==> flow/design.v <==
module IIR(clk, rst, Start, load, DIn, RAddr, data_done, WEN, Yn, WAddr, Finish);
	parameter n = 16;
	parameter m = 20;
	input clk, rst;
	input Start;
	input data_done;
	input [n-1:0]DIn;
	output WEN, load;
	output Finish;
	output [n-1:0]Yn;
	output [m-1:0]RAddr;
	output [m-1:0]WAddr;
	wire control_state;
	control_FSM control(
		.clk(clk), .rst(rst),
		.start(Start), .data_done(data_done), .load(load), .RAddr(RAddr), .state(control_state)
	);
	datapath dp(
		.clk(clk), .rst(rst),
		.command(control_state), .RAddr(RAddr), .DIn(DIn), .WEN(WEN), .Yn(Yn), .WAddr(WAddr), .finish(Finish)
	);
endmodule
module control_FSM(clk, rst, start, data_done, load, RAddr, state);
	parameter m = 20;
	parameter idle = 1'b0;
	parameter read = 1'b1;
	input clk, rst, start, data_done;
	output load, state;
	output [m-1:0]RAddr;
	reg load, state;
	reg [m-1:0]RAddr;
	reg next_load, next_state;
	reg [m-1:0]next_RAddr;
	always@(*) begin
		next_state = idle;
		next_load = 1'b0;
		next_RAddr = 0;
		case(state)
			idle: begin
				next_state = idle;
				next_RAddr = 0;
				next_load = 1'b0;
				if(start) begin
					next_state = read;
					next_RAddr = 0;
					next_load = 1'b1;
				end
			end
			read: begin
				next_state = read;
				next_RAddr = RAddr + 1;
				next_load = 1'b1;
				if(data_done) begin
					next_state = idle;
					next_RAddr = 0;
					next_load = 1'b0;
				end
			end
		endcase
	end
	always@(posedge clk or posedge rst) begin  
		if(rst)begin
			state <= 1'b0;
			load <= 1'b0;
			RAddr <= {m{1'b0}};
		end else begin
			state <= next_state;
			load <= next_load;
			RAddr <= next_RAddr;
		end
	end
endmodule
module datapath(clk, rst, command, RAddr, DIn, WEN, Yn, WAddr, finish);
	parameter idle = 1'b0;
	parameter write = 1'b1;
	parameter n = 16;
	parameter m = 20;
	input clk, rst, command;
	input [m-1:0]RAddr;
	input [n-1:0]DIn;
	output WEN, finish;
	output [n-1:0]Yn;
	output [m-1:0]WAddr;
	reg WEN, finish, state;
	reg [m-1:0]WAddr;
	reg next_WEN, next_finish, next_state;
	reg [m-1:0]next_WAddr;
	reg [n-1:0]x0, x1, x2, x3, x4, x5;
	reg [n-1:0]y0, y1, y2, y3, y4;
	wire [n-1:0]next_x0, next_x1, next_x2, next_x3, next_x4, next_x5;
	wire [n-1:0]next_y0, next_y1, next_y2, next_y3, next_y4;
	wire [n+6:0]a0, a1, a2, a3, a4, a5, b0, a_all;
	wire [n+8:0]b1, b2, b3, b4, b_all;
	wire [n-1:0]DIn_fix = ~command ? {n{1'b0}} : DIn;
	wire [n-1:0]x0_abs, x1_abs, x2_abs, x3_abs, x4_abs, x5_abs;
	wire [n-1:0]y0_abs, y1_abs, y2_abs, y3_abs, y4_abs;
	assign x0_abs = x0[n-1] ? (~x0 + 1) : x0;
	assign x1_abs = x1[n-1] ? (~x1 + 1) : x1;
	assign x2_abs = x2[n-1] ? (~x2 + 1) : x2;
	assign x3_abs = x3[n-1] ? (~x3 + 1) : x3;
	assign x4_abs = x4[n-1] ? (~x4 + 1) : x4;
	assign x5_abs = x5[n-1] ? (~x5 + 1) : x5;
	assign y0_abs = y0[n-1] ? (~y0 + 1) : y0;
	assign y1_abs = y1[n-1] ? (~y1 + 1) : y1;
	assign y2_abs = y2[n-1] ? (~y2 + 1) : y2;
	assign y3_abs = y3[n-1] ? (~y3 + 1) : y3;
	assign y4_abs = y4[n-1] ? (~y4 + 1) : y4;
	assign a_all = (x0[n-1] ? (~a0 + 1) : a0) +
				   (x1[n-1] ? (~a1 + 1) : a1) +
				   (x2[n-1] ? (~a2 + 1) : a2) +
				   (x3[n-1] ? (~a3 + 1) : a3) +
				   (x4[n-1] ? (~a4 + 1) : a4) +
				   (x5[n-1] ? (~a5 + 1) : a5) +
				   (y0[n-1] ? (~b0 + 1) : b0);
	assign b_all = (y1[n-1] ? b1 : (~b1 + 1)) +
				   (y2[n-1] ? (~b2 + 1) : b2) +
				   (y3[n-1] ? b3 : (~b3 + 1)) +
				   (y4[n-1] ? (~b4 + 1) : b4);
	assign Yn = a_all[n+6:7] + {b_all[n+8], b_all[n+5:7]};
	assign a0 = {x0_abs[n-1],
				( {x0_abs[n-2:0], 7'd0} >> 6 )+
				( {x0_abs[n-2:0], 7'd0} >> 9 )+
				( {x0_abs[n-2:0], 7'd0} >> 10)+
				( {x0_abs[n-2:0], 7'd0} >> 11)+
				( {x0_abs[n-2:0], 7'd0} >> 12)+
				( {x0_abs[n-2:0], 7'd0} >> 13) };
	assign a1 = {x1_abs[n-1],
				( {x1_abs[n-2:0], 7'd0} >> 6 )+
				( {x1_abs[n-2:0], 7'd0} >> 8 )+
				( {x1_abs[n-2:0], 7'd0} >> 10)+
				( {x1_abs[n-2:0], 7'd0} >> 11)+
				( {x1_abs[n-2:0], 7'd0} >> 14) };
	assign a2 = {x2_abs[n-1],
				( {x2_abs[n-2:0], 7'd0} >> 5 )+
				( {x2_abs[n-2:0], 7'd0} >> 8 )+
				( {x2_abs[n-2:0], 7'd0} >> 9 )+
				( {x2_abs[n-2:0], 7'd0} >> 11)+
				( {x2_abs[n-2:0], 7'd0} >> 14) };
	assign a3 = {x3_abs[n-1],
				( {x3_abs[n-2:0], 7'd0} >> 5 )+
				( {x3_abs[n-2:0], 7'd0} >> 8 )+
				( {x3_abs[n-2:0], 7'd0} >> 9 )+
				( {x3_abs[n-2:0], 7'd0} >> 11)+
				( {x3_abs[n-2:0], 7'd0} >> 14) };
	assign a4 = {x4_abs[n-1],
				( {x4_abs[n-2:0], 7'd0} >> 6 )+
				( {x4_abs[n-2:0], 7'd0} >> 8 )+
				( {x4_abs[n-2:0], 7'd0} >> 10)+
				( {x4_abs[n-2:0], 7'd0} >> 11)+
				( {x4_abs[n-2:0], 7'd0} >> 14) };
	assign a5 = {x5_abs[n-1],
				( {x5_abs[n-2:0], 7'd0} >> 6 )+
				( {x5_abs[n-2:0], 7'd0} >> 9 )+
				( {x5_abs[n-2:0], 7'd0} >> 10)+
				( {x5_abs[n-2:0], 7'd0} >> 11)+
				( {x5_abs[n-2:0], 7'd0} >> 12)+
				( {x5_abs[n-2:0], 7'd0} >> 13) };
	assign b0 = {y0_abs[n-1],
				( {y0_abs[n-2:0], 7'd0} >> 2 )+
				( {y0_abs[n-2:0], 7'd0} >> 3 )+
				( {y0_abs[n-2:0], 7'd0} >> 8 )+
				( {y0_abs[n-2:0], 7'd0} >> 11)+
				( {y0_abs[n-2:0], 7'd0} >> 13)+
				( {y0_abs[n-2:0], 7'd0} >> 14) };
	assign b1 = {y1_abs[n-1],
				( {2'd0, y1_abs[n-2:0], 7'd0}      )+
				( {2'd0, y1_abs[n-2:0], 7'd0} >> 1 )+
				( {2'd0, y1_abs[n-2:0], 7'd0} >> 3 )+
				( {2'd0, y1_abs[n-2:0], 7'd0} >> 6 )+
				( {2'd0, y1_abs[n-2:0], 7'd0} >> 7 )+
				( {2'd0, y1_abs[n-2:0], 7'd0} >> 8 )+
				( {2'd0, y1_abs[n-2:0], 7'd0} >> 10)+
				( {2'd0, y1_abs[n-2:0], 7'd0} >> 11)+
				( {2'd0, y1_abs[n-2:0], 7'd0} >> 12)+
				( {2'd0, y1_abs[n-2:0], 7'd0} >> 13) };
	assign b2 = {y2_abs[n-1],
				( {2'd0, y2_abs[n-2:0], 7'd0} << 1 )+
				( {2'd0, y2_abs[n-2:0], 7'd0}      )+
				( {2'd0, y2_abs[n-2:0], 7'd0} >> 2 )+
				( {2'd0, y2_abs[n-2:0], 7'd0} >> 4 )+
				( {2'd0, y2_abs[n-2:0], 7'd0} >> 5 )+
				( {2'd0, y2_abs[n-2:0], 7'd0} >> 6 )+
				( {2'd0, y2_abs[n-2:0], 7'd0} >> 7 )+
				( {2'd0, y2_abs[n-2:0], 7'd0} >> 8 ) };
	assign b3 = {y3_abs[n-1],
				( {2'd0, y3_abs[n-2:0], 7'd0} << 2 )+
				( {2'd0, y3_abs[n-2:0], 7'd0} >> 7 )+
				( {2'd0, y3_abs[n-2:0], 7'd0} >> 9 )+
				( {2'd0, y3_abs[n-2:0], 7'd0} >> 10)+
				( {2'd0, y3_abs[n-2:0], 7'd0} >> 12) };
	assign b4 = {y4_abs[n-1],
				( {2'd0, y4_abs[n-2:0], 7'd0} << 1 )+
				( {2'd0, y4_abs[n-2:0], 7'd0} >> 1 )+
				( {2'd0, y4_abs[n-2:0], 7'd0} >> 2 )+
				( {2'd0, y4_abs[n-2:0], 7'd0} >> 7 )+
				( {2'd0, y4_abs[n-2:0], 7'd0} >> 13)+
				( {2'd0, y4_abs[n-2:0], 7'd0} >> 14) };
	assign next_x0 = x1;
	assign next_x1 = x2;
	assign next_x2 = x3;
	assign next_x3 = x4;
	assign next_x4 = x5;
	assign next_x5 = DIn_fix;
	assign next_y0 = y1;
	assign next_y1 = y2;
	assign next_y2 = y3;
	assign next_y3 = y4;
	assign next_y4 = Yn;
	always@(*) begin
		next_state = idle;
		next_WEN = 1'b0;
		next_finish = 1'b0;
		next_WAddr = {m{1'b0}};
		case(state)
			idle: begin
				next_state = idle;
				next_WEN = 1'b0;
				next_finish = 1'b0;
				next_WAddr = {m{1'b0}};
				if(command) begin
					next_state = write;
					next_WEN = 1'b1;
					next_finish = 1'b0;
					next_WAddr = {m{1'b0}};
				end
			end
			write: begin
				next_state = write;
				next_WEN = 1'b1;
				next_finish = 1'b0;
				next_WAddr = RAddr;
				if(~command) begin
					next_state = idle;
					next_WEN = 1'b0;
					next_finish = 1'b1;
					next_WAddr = {m{1'b0}};
				end
			end
		endcase
	end
	always@(posedge clk or posedge rst) begin  
		if(rst)begin
			state <= 1'b0;
			WEN <= 1'b0;
			finish <= 1'b0;
			WAddr <= {m{1'b0}};
			x0 <= {n{1'b0}};
			x1 <= {n{1'b0}};
			x2 <= {n{1'b0}};
			x3 <= {n{1'b0}};
			x4 <= {n{1'b0}};
			x5 <= {n{1'b0}};
			y0 <= {n{1'b0}};
			y1 <= {n{1'b0}};
			y2 <= {n{1'b0}};
			y3 <= {n{1'b0}};
			y4 <= {n{1'b0}};
		end else begin
			state <= next_state;
			WEN <= next_WEN;
			finish <= next_finish;
			WAddr <= next_WAddr;
			x0 <= next_x0;
			x1 <= next_x1;
			x2 <= next_x2;
			x3 <= next_x3;
			x4 <= next_x4;
			x5 <= next_x5;
			y0 <= next_y0;
			y1 <= next_y1;
			y2 <= next_y2;
			y3 <= next_y3;
			y4 <= next_y4;
		end
	end
endmodule
; Step by step through the tools: IIR
; What the tools print for IIR, step after step.
; Line numbers count from 1 in the design file above.
; Cell names lack the library's common part.
; A cell with -- has no value.
[inputs]
top = IIR
clock = clk
library = sky130hd
pvt_corner = tt_025C_1v80

; Elaborated design
; Source: Yosys, flattened and elaborated, memories not mapped. Widths are those after wreduce; folded enables and synchronous resets count as part of the registers. Registers that Yosys merges into a memory's read port (data or address) are not register bits. Print and check cells do not count. Equal cells are merged and count once.
[bits]
register_bits = 219
inputBits = 20
output_inout_bits = 59
[classes]
n_addsub = 89
muxes = 33
logic = 24
[op_table]
columns = operator, n
row1 = 16-bit 2-to-1 mux, 12
row2 = 16-bit by 1-bit adder with 16-bit output with constant B, 11
row3 = 16-bit inverter, 11
row4 = 23-bit by 1-bit adder with 23-bit output with constant B, 7
row5 = 23-bit inverter, 7
row6 = 23-bit 2-to-1 mux, 7
row7 = 22-bit by 11-bit adder with 22-bit output, 7
row8 = 23-bit adder, 6
row9 = 22-bit by 8-bit adder with 22-bit output, 5
row10 = 25-bit by 1-bit adder with 25-bit output with constant B, 4
row11 = 25-bit inverter, 4
row12 = 25-bit 2-to-1 mux, 4
row13 = 24-bit by 15-bit adder with 24-bit output, 4
row14 = 22-bit by 12-bit adder with 22-bit output, 4
row15 = 20-bit parallel mux with 2-bit select, 2
row16 = 25-bit adder, 3
row17 = 22-bit by 9-bit adder with 22-bit output, 3
row18 = 24-bit by 10-bit adder with 24-bit output, 2
row19 = 24-bit by 12-bit adder with 24-bit output, 2
row20 = 24-bit by 14-bit adder with 24-bit output, 2
row21 = 24-bit by 16-bit adder with 24-bit output, 2
row22 = 24-bit by 20-bit adder with 24-bit output, 2
row23 = 24-bit by 9-bit adder with 24-bit output, 2
row24 = 22-bit by 10-bit adder with 22-bit output, 2
row25 = 22-bit by 13-bit adder with 22-bit output, 2
row26 = 20-bit 2-to-1 mux, 2
row27 = 17-bit by 14-bit adder with 18-bit output, 2
row28 = 16-bit by 13-bit adder with 17-bit output, 2
; Other operator kinds: 17; their cells: 23.

; Depth
; Longest topological path by Yosys (ltp), each cell counted once; first at word level (registers and memories cut), then after technology mapping (sequential cells cut; the memories' decode and read muxes count).
[logic_depth]
ltp_word = 19
abc_area = 0
mapped_depth = 54
ltp_nobuf = 54

; Synthesis result
; The flow's flattened synthesis, as Yosys stat reports it; memories are mapped. The netlist is that of the ABC_AREA named above (0 if unset); the other value can give another one.
[synth_totals]
cells = 4856
area_um2 = 44098.5
seqArea_um2 = 5480.3
flip_flops = 219
[types]
columns = type, n
row1 = fa_1, 523
row2 = ha_1, 545
row3 = dfrtp_1, 219
row4 = xnor2_1, 459
row5 = inv_1, 668
row6 = xor2_1, 193
row7 = o21ai_0, 236
row8 = a21oi_1, 209
row9 = nand2_1, 274
row10 = nor2_1, 272
row11 = a21o_1, 84
row12 = o21a_1, 75
row13 = or3_1, 78
row14 = nor3_1, 96
row15 = o31ai_1, 63
row16 = nand2b_1, 75
row17 = and3_1, 49
row18 = nor2b_1, 47
; Other cell types: 78; their cells: 691.
; By module: a second synthesis without flattening, with its own total; a netlist apart from the flattened one above.
[unflattened]
hier_cells = 4564
area_unflattened_um2 = 42468.2
; Each row is one instance without its submodules.
[modules]
columns = module, instances, cells, mod_area_um2
row1 = datapath, 1, 4459, 41472.3
row2 = control_FSM, 1, 105, 996.0
row3 = IIR, 1, 0, 0.0

; Timing after synthesis
; Path of least setup slack by OpenSTA after synthesis, without wires, with an ideal clock, recovery checks aside; 20% of the period is set as input and as output delay. Where synthesis merged equal registers, the netlist keeps one of their names.
[synth_path]
path_type = reg2out
start = register dp.x5[5]
end = output port Yn[15]
tclk_ns = 16.0
out_delay_ns = 3.200
t_first_pin_ns = 0.000
t_arrival_ns = 12.248
required_ns = 12.800
path_slack_ns = 0.552
path_delay_ns = 12.248
path_stages = 54
path_buffers = 2
period_less_setup_slack_ns = 15.448
; "path_delay_ns" = arrival - input delay + setup time.
; A path that ends at an output port has no setup time.
; "path_stages": output pins that drive a net of the path, with the launching flip-flop's if there is one; two outputs of one cell count as two.
; "period_less_setup_slack_ns" is the clock period less the worst setup slack; recovery checks do not enter. This is arithmetic on one report: input and output delays are still those of the set period (20% each).
; The rows between start and end are the longest chain of elaborated cells between them; the timing report does not say that the signal goes this way. Where chains are equally long, one stands for them.
; Each line given opens the expression or statement behind the cell; cells for indexed reads and writes are added by Yosys, which also makes memories of some case tables.
[synth_between]
cell_sequence = dfrtp_1 > or4_1 > clkbuf_1 > o41ai_2 > xor2_1 > inv_1 > buf_2 > ha_1 > a21o_1 > nor3_1 > o32a_1 > nor2_1 > xnor2_1 > fa_1 > inv_1 > fa_1 > fa_1 > inv_1 > (+18 left out) > a211o_1 > a21o_1 > a21boi_0 > o21a_1 > o21a_1 > o21a_1 > nor2_1 > ha_1 > or3_1 > o211a_1 > o21a_1 > o21ai_0 > nand2b_1 > a21oi_1 > xnor2_1 > xnor3_1 > xnor3_1 > xor2_1
elab_chain_len = 14
cone_cells = 14
cone_lines = 5
[synth_lines]
columns = element, line
row1 = "start, declared", 88  ; reg [n-1:0]x0, x1, x2, x3, x4, x5;
row2 = "start, assigned", 252  ; x5 <= {n{1'b0}};
row3 = "start, assigned", 268  ; x5 <= next_x5;
row4 = 16-bit inverter, 102  ; assign x5_abs = x5[n-1] ? (~x5 + 1) : x5;
row5 = 16-bit by 1-bit adder with 16-bit output, 102
row6 = 16-bit 2-to-1 mux, 102
row7 = 16-bit by 13-bit adder with 17-bit output, 152  ; ( {x5_abs[n-2:0], 7'd0} >> 6 )+
row8 = 22-bit by 12-bit adder with 22-bit output, 152
row9 = 22-bit by 11-bit adder with 22-bit output, 152
row10 = 22-bit by 10-bit adder with 22-bit output, 152
row11 = 22-bit by 9-bit adder with 22-bit output, 152
row12 = 23-bit inverter, 113  ; (x5[n-1] ? (~a5 + 1) : a5) +
row13 = 23-bit by 1-bit adder with 23-bit output, 113
row14 = 23-bit 2-to-1 mux, 113
row15 = 23-bit adder x2, 108  ; assign a_all = (x0[n-1] ? (~a0 + 1) : a0) +
row16 = 16-bit adder, 119  ; assign Yn = a_all[n+6:7] + {b_all[n+8], b_all[n+5:7]};
row17 = "end, declared", 10  ; output [n-1:0]Yn;

; Worst path after layout
; From the final timing report of entry A: the path of least setup slack in the routed layout; clock arrival at registers is part of the times.
[layout_path]
path_type = reg2out
start = register dp.y1[0]
end = output port Yn[15]
tclk_ns = 19.3
out_delay_ns = 3.86
t_first_pin_ns = 0.58
t_arrival_ns = 15.70
required_ns = 15.44
path_slack_ns = -0.26
path_stages = 44
path_buffers = 1
; The rows between start and end are the longest chain of elaborated cells between them; the timing report does not say that the signal goes this way. Where chains are equally long, one stands for them.
[layout_between]
cell_sequence = dfrtp_1 > or3_1 > o21ai_0 > o21ai_0 > xor2_1 > fa_1 > inv_1 > fa_1 > inv_1 > fa_1 > fa_1 > ha_1 > a21oi_1 > xnor2_1 > nor2_1 > nand4_1 > nor4_1 > a21oi_1 > (+8 left out) > a21oi_1 > o21ai_0 > a21oi_1 > nor2b_1 > nor3_1 > nor2_1 > ha_1 > or3_1 > o211a_1 > o21a_1 > o21ai_0 > nand2b_1 > a21oi_1 > xnor2_1 > xnor3_1 > xnor3_1 > xor2_2 > clkdlybuf4s50_1
elab_chain_len = 19
cone_cells = 19
cone_lines = 4
[layout_lines]
columns = element, line
row1 = "start, declared", 89  ; reg [n-1:0]y0, y1, y2, y3, y4;
row2 = "start, assigned", 254  ; y1 <= {n{1'b0}};
row3 = "start, assigned", 270  ; y1 <= next_y1;
row4 = 16-bit inverter, 104  ; assign y1_abs = y1[n-1] ? (~y1 + 1) : y1;
row5 = 16-bit by 1-bit adder with 16-bit output, 104
row6 = 16-bit 2-to-1 mux, 104
row7 = 22-bit by 21-bit adder with 23-bit output, 166  ; ( {2'd0, y1_abs[n-2:0], 7'd0} )+
row8 = 24-bit by 19-bit adder with 24-bit output, 166
row9 = 24-bit by 16-bit adder with 24-bit output, 166
row10 = 24-bit by 15-bit adder with 24-bit output, 166
row11 = (+3 left out), --
row12 = 24-bit by 10-bit adder with 24-bit output, 166
row13 = 24-bit by 9-bit adder with 24-bit output, 166
row14 = 25-bit inverter, 115  ; assign b_all = (y1[n-1] ? b1 : (~b1 + 1)) +
row15 = 25-bit by 1-bit adder with 25-bit output, 115
row16 = 25-bit 2-to-1 mux, 115
row17 = 25-bit adder x3, 115
row18 = 16-bit adder, 119  ; assign Yn = a_all[n+6:7] + {b_all[n+8], b_all[n+5:7]};
row19 = "end, declared", 10  ; output [n-1:0]Yn;

FLOW RESULTS
============

Below are 3 stored runs of the flow (Yosys, OpenROAD; platform sky130hd) on IIR, each with its settings and what was measured, unordered. Constraints: input delay and output delay 20% of the set period each, output load 0.01 pF.
By "achievedPeriod_ns" is meant the clock period of the run minus its worst setup slack. This is arithmetic on one report: input and output delays are still those of the set period (20% each).
"critical_path_time_ns": the worst setup path's part of the clock period (all of it between registers, 20% less for each end at a port) less its slack. A launch clock that arrives late makes it longer, a capture clock that arrives late makes it shorter.

# entry A
==> flow/run.sh <==
#!/bin/bash
# the make line also repeats the synthesis and layout settings of config.mk as NAME=value (left out here)
make -C /OpenROAD-flow-scripts/flow DESIGN_CONFIG=/design/flow/config.mk WORK_HOME=/design/flow/orfs CLKGATE_MAP_FILE= finish
==> flow/config.mk <==
export PLATFORM = sky130hd
export DESIGN_NAME = IIR
export DESIGN_NICKNAME = IIR
export VERILOG_FILES = /design/flow/design.v
export SDC_FILE = /design/flow/constraint.sdc
export NUM_CORES = 4
export LEC_CHECK = 0
export CAP_MARGIN = 20
export CELL_PAD_IN_SITES_DETAIL_PLACEMENT = 1
export CELL_PAD_IN_SITES_GLOBAL_PLACEMENT = 1
export CORE_ASPECT_RATIO = 1.48
export CORE_MARGIN = 4
export CORE_UTILIZATION = 63
export CTS_CLUSTER_DIAMETER = 245
export CTS_CLUSTER_SIZE = 10
export GPL_ROUTABILITY_DRIVEN = 0
export GPL_TIMING_DRIVEN = 1
export MAX_ROUTING_LAYER = met5
export SETUP_SLACK_MARGIN = 0.33
export SLEW_MARGIN = 20
export TNS_END_PERCENT = 35
==> flow/constraint.sdc <==
create_clock -name core_clock -period 19.3 [get_ports {clk}]
set_input_delay 3.8600 -clock core_clock [delete_from_list [all_inputs] [get_ports {clk}]]
set_output_delay 3.8600 -clock core_clock [all_outputs]
set_load 0.01 [all_outputs]

==> entry A: results <==
synthArea_um2=44098.5
design_die_area_um2=74376.3
final_cell_area_um2=46917.5
finalUtil_pct=67.9
setup_ws_ns=-0.256
tns_setup_ns=-0.496
ws_hold_ns=0.466
achievedPeriod_ns=19.556
critical_path_time_ns=15.70
worst_path_kind="reg2out"

# entry B
==> flow/run.sh <==
#!/bin/bash
# the make line also repeats the synthesis and layout settings of config.mk as NAME=value (left out here)
make -C /OpenROAD-flow-scripts/flow DESIGN_CONFIG=/design/flow/config.mk WORK_HOME=/design/flow/orfs CLKGATE_MAP_FILE= finish
==> flow/config.mk <==
export PLATFORM = sky130hd
export DESIGN_NAME = IIR
export DESIGN_NICKNAME = IIR
export VERILOG_FILES = /design/flow/design.v
export SDC_FILE = /design/flow/constraint.sdc
export NUM_CORES = 4
export LEC_CHECK = 0
export CAP_MARGIN = 20
export CELL_PAD_IN_SITES_DETAIL_PLACEMENT = 2
export CELL_PAD_IN_SITES_GLOBAL_PLACEMENT = 0
export CORE_MARGIN = 5
export CORE_UTILIZATION = 61
export GPL_TIMING_DRIVEN = 0
export MAX_ROUTING_LAYER = met4
export PLACE_DENSITY_LB_ADDON = 0.21
export SLEW_MARGIN = 20
==> flow/constraint.sdc <==
create_clock -name core_clock -period 21.7 [get_ports {clk}]
set_input_delay 4.3400 -clock core_clock [delete_from_list [all_inputs] [get_ports {clk}]]
set_output_delay 4.3400 -clock core_clock [all_outputs]
set_load 0.01 [all_outputs]

==> entry B: results <==
outcome="incomplete, placement halted on a tool error"

# entry C
==> flow/run.sh <==
#!/bin/bash
# the make line also repeats the synthesis and layout settings of config.mk as NAME=value (left out here)
make -C /OpenROAD-flow-scripts/flow DESIGN_CONFIG=/design/flow/config.mk WORK_HOME=/design/flow/orfs CLKGATE_MAP_FILE= finish
==> flow/config.mk <==
export PLATFORM = sky130hd
export DESIGN_NAME = IIR
export DESIGN_NICKNAME = IIR
export VERILOG_FILES = /design/flow/design.v
export SDC_FILE = /design/flow/constraint.sdc
export NUM_CORES = 4
export LEC_CHECK = 0
export ABC_AREA = 1
export CAP_MARGIN = 5
export CORE_MARGIN = 2
export CORE_UTILIZATION = 40
export CTS_CLUSTER_DIAMETER = 268
export GPL_TIMING_DRIVEN = 0
export MAX_ROUTING_LAYER = met4
export MIN_ROUTING_LAYER = met2
export PLACE_DENSITY_LB_ADDON = 0.14
export SETUP_SLACK_MARGIN = 0.14
export SLEW_MARGIN = 20
==> flow/constraint.sdc <==
create_clock -name core_clock -period 16.0 [get_ports {clk}]
set_input_delay 3.2000 -clock core_clock [delete_from_list [all_inputs] [get_ports {clk}]]
set_output_delay 3.2000 -clock core_clock [all_outputs]
set_load 0.01 [all_outputs]

==> entry C: results <==
synthArea_um2=46553.4
design_die_area_um2=119129.0
final_cell_area_um2=52686.8
finalUtil_pct=45.5
setup_ws_ns=0.374
tns_setup_ns=0.000
ws_hold_ns=0.376
achievedPeriod_ns=15.626
critical_path_time_ns=12.43
worst_path_kind="reg2out"
